==> flow/design.v <==
module main(clk, rst, mem_rdata, mem_addr, mem_wdata, mem_we);
	input clk, rst;
	input [15:0] mem_rdata;       
	output [7:0] mem_addr;
	output [7:0] mem_wdata;
	output mem_we;
	wire PCWrite, IRWrite, S, AdrSrc, MemWrite, RegSrc1, ExtenderShift, RegWrite;
	wire [1:0] RegSrc0, ALUSrcA, ALUSrcB, ResultSrc, ImmSrc;
	wire [3:0] ALUControl;
	wire [3:0] FLAGS;
	wire [15:0] Instr;
	wire [2:0] IMM_VAL_7;
	wire [7:0] IMM_VAL_1;
	assign ImmSrc = Instr[15:14];
	assign IMM_VAL_7 = 7;
	assign IMM_VAL_1 = 1;
	assign mem_we = MemWrite;
	controller CTRL(
		.clk(clk),
		.rst(rst),
		.FLAGS(FLAGS),
		.Instr(Instr),
		.PCWrite(PCWrite),
		.IRWrite(IRWrite),
		.S(S),
		.AdrSrc(AdrSrc),
		.MemWrite(MemWrite),
		.RegSrc1(RegSrc1),
		.ExtenderShift(ExtenderShift),
		.RegWrite(RegWrite),
		.RegSrc0(RegSrc0),
		.ALUSrcA(ALUSrcA),
		.ALUSrcB(ALUSrcB),
		.ResultSrc(ResultSrc),
		.ALUControl(ALUControl)
	);
	datapath DUT(
		AdrSrc,
		PCWrite,
		MemWrite,
		IRWrite,
		RegSrc1,
		ExtenderShift,
		RegWrite,
		clk,
		rst,
		S,
		ALUControl,
		ALUSrcA,
		ALUSrcB,
		IMM_VAL_1,
		IMM_VAL_7,
		ImmSrc,
		RegSrc0,
		ResultSrc,
		mem_rdata,
		FLAGS,
		Instr,
		mem_addr,
		mem_wdata
	);
endmodule
module controller(clk, rst, FLAGS, Instr, PCWrite, IRWrite, S, AdrSrc, MemWrite, RegSrc1, ExtenderShift, RegWrite, RegSrc0, ALUSrcA, ALUSrcB, ResultSrc, ALUControl);
	input clk, rst;
	input [3:0] FLAGS;
	input [15:0] Instr;
	reg [4:0] current_state, next_state;
	output reg PCWrite, IRWrite, S, AdrSrc, MemWrite, RegSrc1, ExtenderShift, RegWrite;
	output reg [1:0] RegSrc0, ALUSrcA, ALUSrcB, ResultSrc;
	output reg [3:0] ALUControl;
	wire [1:0] OP, CMD_00, B_type, B_flag;
	wire [2:0] CMD_01;
	wire logic_op;
	assign OP = Instr[15:14];
	assign CMD_00 = Instr[13:12];  
	assign CMD_01 = Instr[13:11];  
	assign B_type = Instr[13:12];
	assign B_flag = Instr[11:10];
	assign logic_op = (CMD_01 == 3'b000 | CMD_01 == 3'b001 | CMD_01 == 3'b010);
	parameter Fetch = 0;
	parameter Decode = 1;
	parameter MemAdr = 2;
	parameter MemRead = 3;
	parameter MemWB = 4;
	parameter MemW = 5;
	parameter ExecuteR = 6;
	parameter ExecuteI = 7;
	parameter ALUWB = 8;
	parameter Branch = 9;
	parameter BL = 10;
	parameter BI_MemAdr = 11;
	parameter BI_MemRead = 12;
	parameter BI_WritePC = 13;
	parameter BranchWithCondition = 14;
	always @(posedge clk)
	begin: STATE_MEMORY
		if (rst)
			current_state <= Fetch;
		else
			current_state <= next_state;
	end
	always @(*)
	begin: REGSRC_LOGIC
		RegSrc0 = 0;
		RegSrc1 = 0;
		ExtenderShift = 0;
		case (OP)
			2'b00: begin  
				if (Instr[11] == 1) begin
					RegSrc0 = 2;  
					ExtenderShift = 1;
				end
			end
			2'b01: begin  
				if (!logic_op) begin  
					RegSrc0 = 2;  
					ExtenderShift = 1;
				end
			end
			2'b10: begin  
				RegSrc1 = 1;  
			end
			2'b11: begin  
				RegSrc1 = 1;  
			end
		endcase
	end
	always @(*)
	begin: WRITE_CONTROLLER
		IRWrite = 0;
		PCWrite = 0;
		MemWrite = 0;
		RegWrite = 0;
		S = 0;
		case (current_state)
			Fetch: begin
				IRWrite = 1;
				PCWrite = 1;
			end
			Decode: begin
				PCWrite = 1;
				if (OP == 2'b11 && B_type == 2'b01)  
					RegWrite = 1;
			end
			ExecuteR: S = 1;
			ExecuteI: S = 1;
			ALUWB: RegWrite = 1;
			MemW: MemWrite = 1;
			MemWB: RegWrite = 1;
			Branch: PCWrite = 1;
			BL: PCWrite = 1;
			BI_WritePC: PCWrite = 1;
			BranchWithCondition: begin
				case (B_flag)
					2'b00: PCWrite = (FLAGS[2] == 1);  
					2'b01: PCWrite = (FLAGS[2] == 0);  
					2'b10: PCWrite = (FLAGS[1] == 1);  
					2'b11: PCWrite = (FLAGS[1] == 0);  
				endcase
			end
			default: ;
		endcase
	end
	always @(*)
	begin: OUTPUT_LOGIC
		AdrSrc = 0;
		ALUSrcA = 2'b01;
		ALUSrcB = 2'b10;
		ALUControl = 4'b0000;
		ResultSrc = 2'b10;
		case (current_state)
			Fetch: ;  
			Decode: ;  
			ExecuteR: begin 
				ALUSrcA = 0;  
				ALUSrcB = 2'b00;  
				if (OP == 2'b00) begin  
					if (CMD_00 == 2'b01)
						ALUControl = 4'b0001;  
					if (CMD_00 == 2'b10)
						ALUControl = 4'b0001;  
				end
				if (OP == 2'b01) begin  
					if (CMD_01 == 3'b000)  
						ALUControl = 4'b0100;
					if (CMD_01 == 3'b001)  
						ALUControl = 4'b0101;
					if (CMD_01 == 3'b010)  
						ALUControl = 4'b0110;
				end
			end
			ExecuteI: begin
				ALUSrcB = 2'b01;  
				ALUSrcA = 0;  
				if (OP == 2'b00) begin 
					if (CMD_00 == 2'b11)  
						ALUSrcA = 2'b10;  
					if (CMD_00 == 2'b01)
						ALUControl = 4'b0001;  
					if (CMD_00 == 2'b10)
						ALUControl = 4'b0001;  
				end
				if (OP == 2'b01) begin  
					if (CMD_01 == 3'b011)  
						ALUControl = 4'b1000;
					if (CMD_01 == 3'b100)  
						ALUControl = 4'b1001;
					if (CMD_01 == 3'b101)  
						ALUControl = 4'b1010;
					if (CMD_01 == 3'b110)  
						ALUControl = 4'b1011;
					if (CMD_01 == 3'b111)  
						ALUControl = 4'b1100;
				end
			end	
			ALUWB: ResultSrc = 2'b00;
			MemAdr: begin
				if (Instr[12] == 0)  
					ALUSrcA = 2'b00;	 
				else  
					ALUSrcA = 2'b10;	 
				ALUSrcB = 2'b01;
			end
			MemRead: begin
				ResultSrc = 2'b00;
				AdrSrc = 1;
			end
			MemW: begin
				ResultSrc = 2'b00;
				AdrSrc = 1;
			end
			MemWB: ResultSrc = 2'b01;
			Branch, BL, BI_MemAdr, BranchWithCondition: begin
				ALUSrcA = 2'b10;  
				ALUSrcB = 2'b01;  
			end
			BI_MemRead: begin
				ResultSrc = 2'b00;
				AdrSrc = 1;
			end
			BI_WritePC: ResultSrc = 2'b01;
			default: ;
		endcase
	end
	always @(*)
	begin: NEXT_STATE_LOGIC
		next_state = Fetch;
		case (current_state)
			Fetch: next_state = Decode;
			Decode: begin
				case (OP)
					2'b00: next_state = Instr[11] ? ExecuteI : ExecuteR;  
					2'b01: next_state = logic_op ? ExecuteR : ExecuteI;   
					2'b10: next_state = MemAdr;                           
					2'b11: begin  
						case (B_type)
							2'b00: next_state = Branch;
							2'b01: next_state = BL;
							2'b10: next_state = BI_MemAdr;
							2'b11: next_state = BranchWithCondition;
						endcase
					end
				endcase
			end
			ExecuteR, ExecuteI: begin
				if (OP == 2'b00 && CMD_00 == 2'b10)  
					next_state = Fetch;
				else
					next_state = ALUWB;
			end
			MemAdr: next_state = Instr[13] ? MemRead : MemW;
			MemRead: next_state = MemWB;
			BI_MemAdr: next_state = BI_MemRead;
			BI_MemRead: next_state = BI_WritePC;
			default: next_state = Fetch;
		endcase
	end
endmodule
module datapath(
	AdrSrc,
	PcWrite,
	MemWrite,
	IRWrite,
	RegSrc1,
	ExtenderShift,
	RegWrite,
	clk,
	rst,
	S,
	ALUControl,
	ALUSrcA,
	ALUSrcB,
	IMM_VAL_1,
	IMM_VAL_7,
	ImmSrc,
	RegSrc0,
	ResultSrc,
	M,
	FLAGS,
	Instr,
	MemAddr,
	WrittenData
);
input wire	AdrSrc;
input wire	PcWrite;
input wire	MemWrite;
input wire	IRWrite;
input wire	RegSrc1;
input wire	ExtenderShift;
input wire	RegWrite;
input wire	clk;
input wire	rst;
input wire	S;
input wire	[3:0] ALUControl;
input wire	[1:0] ALUSrcA;
input wire	[1:0] ALUSrcB;
input wire	[7:0] IMM_VAL_1;
input wire	[2:0] IMM_VAL_7;
input wire	[1:0] ImmSrc;
input wire	[1:0] RegSrc0;
input wire	[1:0] ResultSrc;
input wire	[15:0] M;
output wire	[3:0] FLAGS;
output wire	[15:0] Instr;
output wire	[7:0] MemAddr;
output wire	[7:0] WrittenData;
wire	[3:0] F;
wire	[3:3] FL;
wire	[15:0] Instr_ALTERA_SYNTHESIZED;
wire	[7:0] SYNTHESIZED_WIRE_0;
wire	[7:0] SYNTHESIZED_WIRE_1;
wire	[7:0] SYNTHESIZED_WIRE_27;
wire	[7:0] SYNTHESIZED_WIRE_3;
wire	[7:0] SYNTHESIZED_WIRE_4;
wire	[7:0] SYNTHESIZED_WIRE_28;
wire	[7:0] SYNTHESIZED_WIRE_29;
wire	[2:0] SYNTHESIZED_WIRE_8;
wire	[2:0] SYNTHESIZED_WIRE_9;
wire	[7:0] SYNTHESIZED_WIRE_12;
wire	[7:0] SYNTHESIZED_WIRE_30;
wire	[7:0] SYNTHESIZED_WIRE_31;
wire	[7:0] SYNTHESIZED_WIRE_16;
wire	[7:0] SYNTHESIZED_WIRE_32;
wire	[7:0] SYNTHESIZED_WIRE_18;
wire	[7:0] SYNTHESIZED_WIRE_22;
wire	[0:7] SYNTHESIZED_WIRE_24;
wire	[0:7] SYNTHESIZED_WIRE_25;
wire	[0:2] SYNTHESIZED_WIRE_26;
assign	WrittenData = SYNTHESIZED_WIRE_32;
assign	SYNTHESIZED_WIRE_24 = 0;
assign	SYNTHESIZED_WIRE_25 = 0;
assign	SYNTHESIZED_WIRE_26 = 0;
alu_with_shifter #(.W(8))	b2v_inst(
	.A(SYNTHESIZED_WIRE_0),
	.B(SYNTHESIZED_WIRE_1),
	.control(ALUControl),
	.N(F[3]),
	.Z(F[2]),
	.CO(F[1]),
	.OVF(F[0]),
	.out(SYNTHESIZED_WIRE_28));
mux_2x1 #(.W(3))	b2v_inst10(
	.sel(RegSrc1),
	.in0(Instr_ALTERA_SYNTHESIZED[2:0]),
	.in1(Instr_ALTERA_SYNTHESIZED[10:8]),
	.out(SYNTHESIZED_WIRE_9));
reg_w_rst_en #(.W(8))	b2v_inst12(
	.clk(clk),
	.rst(rst),
	.en(PcWrite),
	.inp(SYNTHESIZED_WIRE_27),
	.out(SYNTHESIZED_WIRE_29));
reg_w_rst_en #(.W(4))	b2v_inst13(
	.clk(clk),
	.rst(rst),
	.en(S),
	.inp(F),
	.out(FLAGS));
reg_w_res #(.W(8))	b2v_inst14(
	.clk(clk),
	.rst(rst),
	.inp(SYNTHESIZED_WIRE_3),
	.out(SYNTHESIZED_WIRE_22));
reg_w_res #(.W(8))	b2v_inst15(
	.clk(clk),
	.rst(rst),
	.inp(SYNTHESIZED_WIRE_4),
	.out(SYNTHESIZED_WIRE_32));
reg_w_res #(.W(8))	b2v_inst16(
	.clk(clk),
	.rst(rst),
	.inp(SYNTHESIZED_WIRE_28),
	.out(SYNTHESIZED_WIRE_12));
reg_w_res #(.W(8))	b2v_inst18(
	.clk(clk),
	.rst(rst),
	.inp(M[7:0]),
	.out(SYNTHESIZED_WIRE_30));
mux_2x1 #(.W(8))	b2v_inst19(
	.sel(AdrSrc),
	.in0(SYNTHESIZED_WIRE_29),
	.in1(SYNTHESIZED_WIRE_27),
	.out(SYNTHESIZED_WIRE_16));
reg_file_8	b2v_inst2(
	.clk(clk),
	.rst(rst),
	.WE3(RegWrite),
	.A1(SYNTHESIZED_WIRE_8),
	.A2(SYNTHESIZED_WIRE_9),
	.A3(Instr_ALTERA_SYNTHESIZED[10:8]),
	.R7_in(SYNTHESIZED_WIRE_27),
	.WD3(SYNTHESIZED_WIRE_27),
	.RD1(SYNTHESIZED_WIRE_3),
	.RD2(SYNTHESIZED_WIRE_4));
reg_w_rst_en #(.W(16))	b2v_inst20(
	.clk(clk),
	.rst(rst),
	.en(IRWrite),
	.inp(M),
	.out(Instr_ALTERA_SYNTHESIZED));
mux_4x1 #(.W(8))	b2v_inst22(
	.in0(SYNTHESIZED_WIRE_12),
	.in1(SYNTHESIZED_WIRE_30),
	.in2(SYNTHESIZED_WIRE_28),
	.in3(SYNTHESIZED_WIRE_31),
	.sel(ResultSrc),
	.out(SYNTHESIZED_WIRE_27));
assign	MemAddr = SYNTHESIZED_WIRE_16;
extend	b2v_inst4(
	.ImmSrc(ImmSrc),
	.inp(Instr_ALTERA_SYNTHESIZED[11:0]),
	.out(SYNTHESIZED_WIRE_18));
left_shifter	b2v_inst5(
	.en(ExtenderShift),
	.inp(SYNTHESIZED_WIRE_18),
	.rot(Instr_ALTERA_SYNTHESIZED[7:5]),
	.out(SYNTHESIZED_WIRE_31));
mux_4x1 #(.W(8))	b2v_inst7(
	.in0(SYNTHESIZED_WIRE_32),
	.in1(SYNTHESIZED_WIRE_31),
	.in2(IMM_VAL_1),
	.in3(SYNTHESIZED_WIRE_30),
	.sel(ALUSrcB),
	.out(SYNTHESIZED_WIRE_1));
mux_4x1 #(.W(8))	b2v_inst8(
	.in0(SYNTHESIZED_WIRE_22),
	.in1(SYNTHESIZED_WIRE_29),
	.in2(SYNTHESIZED_WIRE_24),
	.in3(SYNTHESIZED_WIRE_25),
	.sel(ALUSrcA),
	.out(SYNTHESIZED_WIRE_0));
mux_4x1 #(.W(3))	b2v_inst9(
	.in0(Instr_ALTERA_SYNTHESIZED[7:5]),
	.in1(IMM_VAL_7),
	.in2(Instr_ALTERA_SYNTHESIZED[10:8]),
	.in3(SYNTHESIZED_WIRE_26),
	.sel(RegSrc0),
	.out(SYNTHESIZED_WIRE_8));
assign	Instr = Instr_ALTERA_SYNTHESIZED;
endmodule
module dec_3x8(inp, out);
	input [2:0] inp;
	output [7:0] out;
	assign out[7] = (inp[2]) & (inp[1]) & (inp[0]);
	assign out[6] = (inp[2]) & (inp[1]) & (~inp[0]);
	assign out[5] = (inp[2]) & (~inp[1]) & (inp[0]);
	assign out[4] = (inp[2]) & (~inp[1]) & (~inp[0]);
	assign out[3] = (~inp[2]) & (inp[1]) & (inp[0]);
	assign out[2] = (~inp[2]) & (inp[1]) & (~inp[0]);
	assign out[1] = (~inp[2]) & (~inp[1]) & (inp[0]);
	assign out[0] = (~inp[2]) & (~inp[1]) & (~inp[0]);
endmodule
module mux_2x1 #(parameter W=8)(in0, in1, sel, out);
	input [W-1:0] in0, in1;
	input sel;
	output reg [W-1:0] out;
	always @(in0, in1, sel)
		case(sel)
			1'b0: out = in0;
			1'b1: out = in1;
		endcase
endmodule
module mux_4x1 #(parameter W=8)(in0, in1, in2, in3, sel, out);
	input [W-1:0] in0, in1, in2, in3;
	input [1:0] sel;
	output reg [W-1:0] out;
	always @(in0, in1, in2, in3, sel)
		case(sel)
			2'b00: out = in0;
			2'b01: out = in1;
			2'b10: out = in2;
			2'b11: out = in3;
		endcase
endmodule
module mux_8x1 #(parameter W=8)(in0, in1, in2, in3, in4, in5, in6, in7, sel, out);
	input [W-1:0] in0, in1, in2, in3, in4, in5, in6, in7;
	input [2:0] sel;
	wire [W-1:0] middle_out0, middle_out1;
	output [W-1:0] out;
	mux_4x1 #(W) mux1 (in0, in1, in2, in3, sel[1:0], middle_out0);
	mux_4x1 #(W) mux2 (in4, in5, in6, in7, sel[1:0], middle_out1);
	mux_2x1 #(W) mux3 (middle_out0, middle_out1, sel[2], out);
endmodule
module reg_w_res #(parameter W=8) (clk, rst, inp, out);
	input clk, rst;
	input [W-1:0] inp;
	output reg [W-1:0] out;
	always @(posedge clk)
	begin
		if (rst) begin
			out <= 0;
		end else begin
			out <= inp;
		end
	end
endmodule
module reg_w_rst_en #(parameter W=8) (clk, rst, en, inp, out);
	input clk, rst, en;
	input [W-1:0] inp;
	output reg [W-1:0] out;
	always @(posedge clk)
	begin
		if (rst) begin
			out <= 0;
		end else if (en) begin
			out <= inp;
		end
	end
endmodule
module bit_8_reg_w_rst_en #(parameter D=0) (clk, rst, en, inp, out);
	input clk, rst, en;
	input [7:0] inp;
	output reg [7:0] out;
	always @(posedge clk)
	begin
		if (rst) begin
			out <= D;
		end else if (en) begin
			out <= inp;
		end
	end
endmodule
module reg_file_8(clk, rst, A1, A2, A3, WD3, R7_in, RD1, RD2, WE3);
	input clk, rst, WE3;
	input[2:0] A1, A2, A3;
	input[7:0] WD3, R7_in;
	output [7:0] RD1, RD2;
	wire [7:0] R_OUT[7:0];
	wire [7:0] DEC_WR_OUT, WRITE_SELECT;
	dec_3x8 dec_write_en(.inp(A3), .out(DEC_WR_OUT));
	assign WRITE_SELECT[0] = DEC_WR_OUT[0] & WE3;
	assign WRITE_SELECT[1] = DEC_WR_OUT[1] & WE3;
	assign WRITE_SELECT[2] = DEC_WR_OUT[2] & WE3;
	assign WRITE_SELECT[3] = DEC_WR_OUT[3] & WE3;
	assign WRITE_SELECT[4] = DEC_WR_OUT[4] & WE3;
	assign WRITE_SELECT[5] = DEC_WR_OUT[5] & WE3;
	assign WRITE_SELECT[6] = DEC_WR_OUT[6] & WE3;
	assign WRITE_SELECT[7] = DEC_WR_OUT[7] & WE3;
	bit_8_reg_w_rst_en #(0) R0(.clk(clk), .rst(rst), .en(WRITE_SELECT[0]), .inp(WD3), .out(R_OUT[0]));
	bit_8_reg_w_rst_en #(1) R1(.clk(clk), .rst(rst), .en(WRITE_SELECT[1]), .inp(WD3), .out(R_OUT[1]));
	bit_8_reg_w_rst_en #(2) R2(.clk(clk), .rst(rst), .en(WRITE_SELECT[2]), .inp(WD3), .out(R_OUT[2]));
	bit_8_reg_w_rst_en #(3) R3(.clk(clk), .rst(rst), .en(WRITE_SELECT[3]), .inp(WD3), .out(R_OUT[3]));
	bit_8_reg_w_rst_en #(4) R4(.clk(clk), .rst(rst), .en(WRITE_SELECT[4]), .inp(WD3), .out(R_OUT[4]));
	bit_8_reg_w_rst_en #(5) R5(.clk(clk), .rst(rst), .en(WRITE_SELECT[5]), .inp(WD3), .out(R_OUT[5]));
	bit_8_reg_w_rst_en #(6) R6(.clk(clk), .rst(rst), .en(WRITE_SELECT[6]), .inp(WD3), .out(R_OUT[6]));
	bit_8_reg_w_rst_en #(0) R7(.clk(clk), .rst(rst), .en(WRITE_SELECT[7]), .inp(R7_in), .out(R_OUT[7]));
	mux_8x1 #(8) mux_A1(R_OUT[0], R_OUT[1], R_OUT[2], R_OUT[3],
								 R_OUT[4], R_OUT[5], R_OUT[6], R_OUT[7],
								 A1, RD1);
	mux_8x1 #(8) mux_A2(R_OUT[0], R_OUT[1], R_OUT[2], R_OUT[3],
								 R_OUT[4], R_OUT[5], R_OUT[6], R_OUT[7],
								 A2, RD2);
endmodule
module extend(inp, out, ImmSrc);
	input [11:0] inp;
	input [1:0] ImmSrc;
	output reg [7:0] out;
	always @(inp, ImmSrc)
	begin
		case (ImmSrc)
			2'b10: out = {2'b0, inp[11], inp[4:0]};  
			2'b11: out = {2'b0, inp[5:0]};           
			default: out = {3'b0, inp[4:0]};         
		endcase
	end
endmodule
module left_shifter(inp, rot, en, out);
	input [7:0] inp;
	input [2:0] rot;
	input en;
	output reg [7:0] out;
	always @(*)
	begin
	if (en)
	begin
		out = inp << rot;
	end
	else
		out = inp;
	end
endmodule
module alu_with_shifter #(parameter W=8)(A, B, out, control, N, Z, CO, OVF);
	input [W-1:0] A, B;
	input [3:0] control;
	output reg N,Z,CO,OVF;
	output reg [W-1:0] out;
	reg [2*W-1:0] A_A;
	always @(*)
	begin
		CO = 0;
		OVF = 0;
		out = 0;
		A_A = 0;
		case(control)
		4'b0000:	begin  
					{CO, out} = A + B;
					OVF = (A[W-1] ~^ B[W-1]) & (A[W-1] ^ out[W-1]);
					end
		4'b0001:	begin  
					{CO, out} = A - B;
					OVF = (A[W-1] ^ out[W-1]) & (A[W-1] ^ B[W-1]);
					end
		4'b0010:	begin  
					{CO, out} = B - A;
					OVF = (B[W-1] ^ out[W-1]) & (A[W-1] ^ B[W-1]);
					end
		4'b0011:	out = A & (~B);
		4'b0100:	out = A & B;   
		4'b0101:	out = A | B;   
		4'b0110:	out = A ^ B;   
		4'b0111:	out = A ~^ B;
		4'b1000: begin  
					A_A = {A,A};
					A_A = A_A << B;
					out = A_A[2*W-1:W];
					end
		4'b1001: begin  
					A_A = {A,A};
					A_A = A_A >> B;
					out = A_A[W-1:0];
					end
		4'b1010: out = A << B;    
		4'b1011: out = A >> B;    
		4'b1100: out = A >>> B;   
		default: out = 0;
		endcase
		N = out[W-1];
		Z = (out == 0);
	end
endmodule
# [Step by step through the tools: main]
# Tool output for the design above, in the order of the flow.
# Lines are those of the file above, counted from 1.
# Operators: Yosys type, input widths -> output width; for muxes data width and select width s.
# Library cell names are shortened.
# A cell with - has no value.
[setup] design="main" clk_port="clk" library="sky130hd" pvt_corner="tt_025C_1v80"

# [After elaboration]
# Source: Yosys, flattened and elaborated. Widths are those after wreduce. Registers that Yosys merges into a memory's read port (data or address) are not register bits. Print and check cells do not count.
[classes] muxes=59 n_addsub=3 n_reduce_logical=26 cmp=0 n_mul=0 n_logic=45 n_shift=6 div_mod_pow=0 eq_ne=60
[ops] operator="$pmux 8 s4" count=6
[ops] operator="$pmux 8 s13" count=1
[ops] operator="$mux 4" count=12
[ops] operator="$pmux 8 s2" count=3
[ops] operator="$pmux 5 s4" count=2
[ops] operator="$eq 2x2->1 const B" count=18
[ops] operator="$eq 5x4->1 const B" count=7
[ops] operator="$pmux 5 s7" count=1
[ops] operator="$pmux 8 s3" count=1
[ops] operator="$and 1x1->1" count=23
[ops] operator="$eq 4x4->1 const B" count=5
[ops] operator="$eq 5x3->1 const B" count=4
[ops] operator="$eq 2x1->1 const B" count=9
[ops] operator="$logic_not 2->1" count=9
[ops] operator="$sub 8x8->9" count=2
[ops] operator="$shl 16x8->16" count=1
[ops] operator="$shr 16x8->8" count=1
[ops] operator="$eq 4x3->1 const B" count=4
[ops] operator="$and 8x8->8" count=2
[ops] operator="$reduce_or 2->1" count=6
[ops] operator="$eq 3x3->1 const B" count=4
[ops] operator="$pmux 6 s2" count=1
[ops] operator="$pmux 3 s4" count=1
[ops] operator="$mux 1" count=11
[ops] operator="$eq 5x2->1 const B" count=2
[ops] operator="$mux 2" count=5
[ops] operator="$not 1->1" count=9
[ops] operator="$add 8x8->9" count=1
# Not listed: further kinds 35, cells in them 48.
[bits] output_inout_bits=17 inputBits=18 wordCells=215 ff_bits=128 ram_bits=0 romBits=0 latch_bits=0 mem_count=0 clocked_rd_ports_x_width=0

# [Longest topological paths]
# Depth = most cells in a row (Yosys ltp): at word level without a register or memory, in the mapped netlist without a sequential cell, where the memories' decode and read muxes count.
[depth] ltp_word=15 ABC_AREA=1 ltp_mapped=30 ltp_nobuf=28

# [Mapped cells and area]
# Yosys stat after the flow's synthesis: flattened, memories mapped to cells. It holds for the ABC_AREA given above (unset counts as 0); a run with the other value may have another netlist.
# Totals and module areas in this step are rounded.
[synth_totals] ff_cells=137 seq_area_um2=2740 buffers=49 stdcells=1488 mapped_area_um2=9270
[types] cell_type="dfxtp_1" count=137 area_total_um2=2742.63
[types] cell_type="nand2_1" count=367 area_total_um2=1.38E+03
[types] cell_type="inv_1" count=216 area_total_um2=810.778
[types] cell_type="nor2_1" count=155 area_total_um2=581.808
[types] cell_type="nand3_1" count=110 area_total_um2=550.528
[types] cell_type="a21oi_1" count=100 area_total_um2=500.48
[types] cell_type="o21ai_0" count=85 area_total_um2=425.408
[types] cell_type="ha_1" count=28 area_total_um2=350.336
[types] cell_type="o21ai_1" count=45 area_total_um2=225.216
[types] cell_type="o2111ai_1" count=21 area_total_um2=183.926
[types] cell_type="nand4_1" count=24 area_total_um2=150.144
[types] cell_type="clkbuf_1" count=32 area_total_um2=120.115
[types] cell_type="nand3_2" count=11 area_total_um2=110.106
[types] cell_type="nand2_2" count=17 area_total_um2=106.352
[types] cell_type="nor3_1" count=21 area_total_um2=105.101
[types] cell_type="nor2_4" count=6 area_total_um2=67.565
[types] cell_type="buf_6" count=5 area_total_um2=56.304
[types] cell_type="nand3_4" count=3 area_total_um2=52.55
# Not listed: further types 35, cells in them 105.

# [Path before layout]
# OpenSTA on the mapped netlist: ideal clock, no wires. The path of least setup slack (recovery checks aside). Input and output delay are each 20% of the period. Register names are those of the netlist, which keeps one name where synthesis merged equal registers.
[synth_timing] path_kind="register to output" startpoint="reg DUT.b2v_inst20.out[13]" endpoint="out mem_addr[6]" t_required_ns=4.400 launch_ns=0.000 period_ns=5.5 slack_ns=0.748 output_delay_ns=1.100 n_path_buf=3 delay_ns=3.652 t_arrival_ns=3.652 stages=27 synth_period_reached_ns=4.752
# "delay_ns" is the arrival time less input delay plus setup time.
# A path that ends at an output port has no setup time.
# "stages": output pins that drive a net of the path, with the launching flip-flop's if there is one; two outputs of one cell count as two.
# "synth_period_reached_ns" is the clock period less the worst setup slack; recovery checks do not enter. This is arithmetic on one report: input and output delays are still those of the set period (20% each).
# The rows between start and end are the longest chain of elaborated cells between them; the timing report does not say that the signal goes this way. Where chains are equally long, one stands for them.
# A line is the first line of the expression or statement that the cell stems from. Yosys adds cells for indexed reads and writes and turns some case tables into memories.
[synth_between] cell_sequence="dfxtp_1 -> inv_2 -> nand2_1 -> nand2_2 -> nand2_4 -> buf_4 -> o21ai_0 -> inv_1 -> a22oi_2 -> buf_2 -> buf_4 -> ha_1 -> inv_1 -> nand2_1 -> a21oi_1 -> or2_2 -> a21oi_1 -> o21a_1 -> or2_2 -> nand2_1 -> o2111ai_1 -> nor3_1 -> nand3_2 -> nand2_1 -> nand3_2 -> nand2_1 -> o21ai_0" elab_chain_cells=15 cone_cells=70 cone_classes="3 x add/sub; 25 x eq/ne; 5 x shift; 25 x mux; 8 x logic; 4 x reduce/logical"
[synth_rtl] item="from (decl)" line_no=520 source="output reg [W-1:0] out;"
[synth_rtl] item="from (assign)" line_no=524 source="out <= 0;"
[synth_rtl] item="from (assign)" line_no=526 source="out <= inp;"
[synth_rtl] item="$eq 2x1->1" line_no=198 source="if (CMD_00 == 2'b01)"
[synth_rtl] item="$mux 1" line_no=198
[synth_rtl] item="$mux 1" line_no=200 source="if (CMD_00 == 2'b10)"
[synth_rtl] item="$mux 4" line_no=195 source="if (OP == 2'b00) begin"
[synth_rtl] item="$mux 4" line_no=204 source="if (CMD_01 == 3'b011)"
[synth_rtl] item="$mux 4" line_no=206 source="if (CMD_01 == 3'b100)"
[synth_rtl] item="$mux 4" line_no=208 source="if (CMD_01 == 3'b101)"
[synth_rtl] item="$mux 4" line_no=210 source="if (CMD_01 == 3'b110)"
[synth_rtl] item="$mux 4" line_no=212 source="if (CMD_01 == 3'b111)"
[synth_rtl] item="$mux 4" line_no=203 source="if (OP == 2'b01) begin"
[synth_rtl] item="$pmux 4 s2" line_no=171 source="case (current_state)"
[synth_rtl] item="$eq 4x4->1" line_no=614 source="case(control)"
[synth_rtl] item="$pmux 8 s13" line_no=614
[synth_rtl] item="$pmux 8 s4" line_no=488 source="case(sel)"
[synth_rtl] item="$pmux 8 s2" line_no=478 source="case(sel)"
[synth_rtl] item="to (decl)" line_no=4 source="output [7:0] mem_addr;"

# [Timing after layout]
# Path of least setup slack in the final report of flow run 1 (OpenROAD, finished layout, wires in). Where an end is a register, its clock arrival counts in the times.
[layout_timing] path_kind="register to output" startpoint="reg CTRL.current_state" endpoint="out mem_addr[1]" n_path_buf=2 slack_ns=0.61 period_ns=5.5 output_delay_ns=1.10 stages=23 t_arrival_ns=3.79 launch_ns=0.42 t_required_ns=4.40
# Where an end lacks its bit number, it is one bit of the signal, or one of the new flip-flops if synthesis recoded a state register.
# The rows between start and end are the longest chain of elaborated cells between them; the timing report does not say that the signal goes this way. Where chains are equally long, one stands for them.
[layout_between] cell_sequence="dfxtp_1 -> nor2_4 -> nand3_4 -> nor2_4 -> inv_2 -> or2_1 -> nand2_2 -> inv_6 -> buf_4 -> ha_1 -> inv_1 -> fa_2 -> nand2_1 -> o21ai_0 -> a21oi_1 -> nand3_1 -> nor2_1 -> nand4_1 -> nand2_2 -> nand3_4 -> nand2_1 -> o21ai_1 -> buf_2" elab_chain_cells=10 cone_cells=69 cone_classes="3 x add/sub; 34 x eq/ne; 5 x shift; 10 x mux; 7 x logic; 10 x reduce/logical"
[layout_rtl] item="from (decl)" line_no=67 source="reg [4:0] current_state, next_state;"
[layout_rtl] item="from (assign)" line_no=98 source="current_state <= Fetch;"
[layout_rtl] item="from (assign)" line_no=100 source="current_state <= next_state;"
[layout_rtl] item="$eq 5x4->1" line_no=171 source="case (current_state)"
[layout_rtl] item="$reduce_or 4->1" line_no=171
[layout_rtl] item="$pmux 2 s4" line_no=171
[layout_rtl] item="$eq 2x2->1" line_no=488 source="case(sel)"
[layout_rtl] item="$reduce_or 2->1"
[layout_rtl] item="$pmux 8 s3" line_no=488
[layout_rtl] item="$sub 8x8->9" line_no=624 source="{CO, out} = B - A;"
[layout_rtl] item="$pmux 8 s13" line_no=614 source="case(control)"
[layout_rtl] item="$pmux 8 s4" line_no=488
[layout_rtl] item="$pmux 8 s2" line_no=478 source="case(sel)"
[layout_rtl] item="to (decl)" line_no=4 source="output [7:0] mem_addr;"

FLOW RESULTS
============

Measured results for main: 5 stored runs of the Yosys and OpenROAD flow on sky130hd. The settings differ; the order carries no meaning. The constraints put input and output delay at 20% of the set period each and load the outputs with 0.01 pF.
"achieved clock period" is the run's clock period less its worst setup slack. It is reckoned from that one timing run; input and output delays stay at 20% of the period that was set.
"worst setup path time" is the time allowed to the run's worst setup path (the clock period less input and output delay, where it has them) less its slack. Clock arrival times count: a late capture clock shortens it, a late launch clock lengthens it.
"power": no workload was simulated; the value follows from the tool's default switching activity.
The results are shown rounded.
[flow run 1] settings: ABC_AREA=1, SETUP_SLACK_MARGIN=1.48, period_ns=5.5, CAP_MARGIN=20, CORE_MARGIN=2, CORE_UTILIZATION=40, SLEW_MARGIN=20
[flow run 1] result: chip area after synthesis (Yosys) 9270 um^2, die area 24400 um^2, standard-cell area of the final layout 11700 um^2, utilization 51.5 %, worst setup slack after layout 0.608 ns, total negative slack 0.000 ns, worst hold slack 0.427 ns, power 3420 µW, achieved clock period 4.892 ns, worst setup path time 3.79 ns, worst setup path kind register to output
[flow run 2] settings: CAP_MARGIN=0, CELL_PAD_IN_SITES_DETAIL_PLACEMENT=1, CELL_PAD_IN_SITES_GLOBAL_PLACEMENT=1, CORE_MARGIN=7, CORE_UTILIZATION=41, CTS_CLUSTER_SIZE=82, GPL_ROUTABILITY_DRIVEN=0, MAX_ROUTING_LAYER=met4, PLACE_DENSITY_LB_ADDON=0.3, SETUP_SLACK_MARGIN=-0.61, SLEW_MARGIN=40, TNS_END_PERCENT=45, period_ns=6.74
[flow run 2] result: chip area after synthesis (Yosys) 9400 um^2, die area 27400 um^2, standard-cell area of the final layout 10500 um^2, utilization 46.7 %, worst setup slack after layout -0.188 ns, total negative slack -0.238 ns, worst hold slack 0.467 ns, power 2420 µW, achieved clock period 6.928 ns, worst setup path time 5.58 ns, worst setup path kind register to output
[flow run 3] settings: ABC_AREA=1, CORE_MARGIN=8, CTS_CLUSTER_DIAMETER=335, GPL_ROUTABILITY_DRIVEN=0, SETUP_SLACK_MARGIN=1.48, period_ns=5.5, CAP_MARGIN=20, CORE_UTILIZATION=40, SLEW_MARGIN=20
[flow run 3] result: chip area after synthesis (Yosys) 9270 um^2, die area 28300 um^2, standard-cell area of the final layout 11700 um^2, utilization 51.5 %, worst setup slack after layout 0.605 ns, total negative slack 0.000 ns, worst hold slack 0.424 ns, power 3470 µW, achieved clock period 4.895 ns, worst setup path time 3.80 ns, worst setup path kind register to output
[flow run 4] settings: ABC_AREA=1, CELL_PAD_IN_SITES_DETAIL_PLACEMENT=1, CORE_MARGIN=4, CORE_UTILIZATION=33, CTS_CLUSTER_DIAMETER=107, GPL_ROUTABILITY_DRIVEN=1, HOLD_SLACK_MARGIN=0.19, PLACE_DENSITY_LB_ADDON=0.13, SLEW_MARGIN=20, period_ns=5.5, CAP_MARGIN=20
[flow run 4] result: chip area after synthesis (Yosys) 9270 um^2, die area 30800 um^2, standard-cell area of the final layout 11100 um^2, utilization 40.1 %, worst setup slack after layout 0.258 ns, total negative slack 0.000 ns, worst hold slack 0.434 ns, power 3230 µW, achieved clock period 5.242 ns, worst setup path time 4.14 ns, worst setup path kind register to output
[flow run 5] settings: ABC_AREA=0, CAP_MARGIN=30, CORE_UTILIZATION=63, CTS_CLUSTER_DIAMETER=259, CTS_CLUSTER_SIZE=11, GPL_ROUTABILITY_DRIVEN=0, HOLD_SLACK_MARGIN=0.05, PLACE_DENSITY_LB_ADDON=0.23, TNS_END_PERCENT=20, period_ns=3.12, CORE_MARGIN=2, SLEW_MARGIN=20
[flow run 5] result: did not finish, routing stopped with ODB-0269
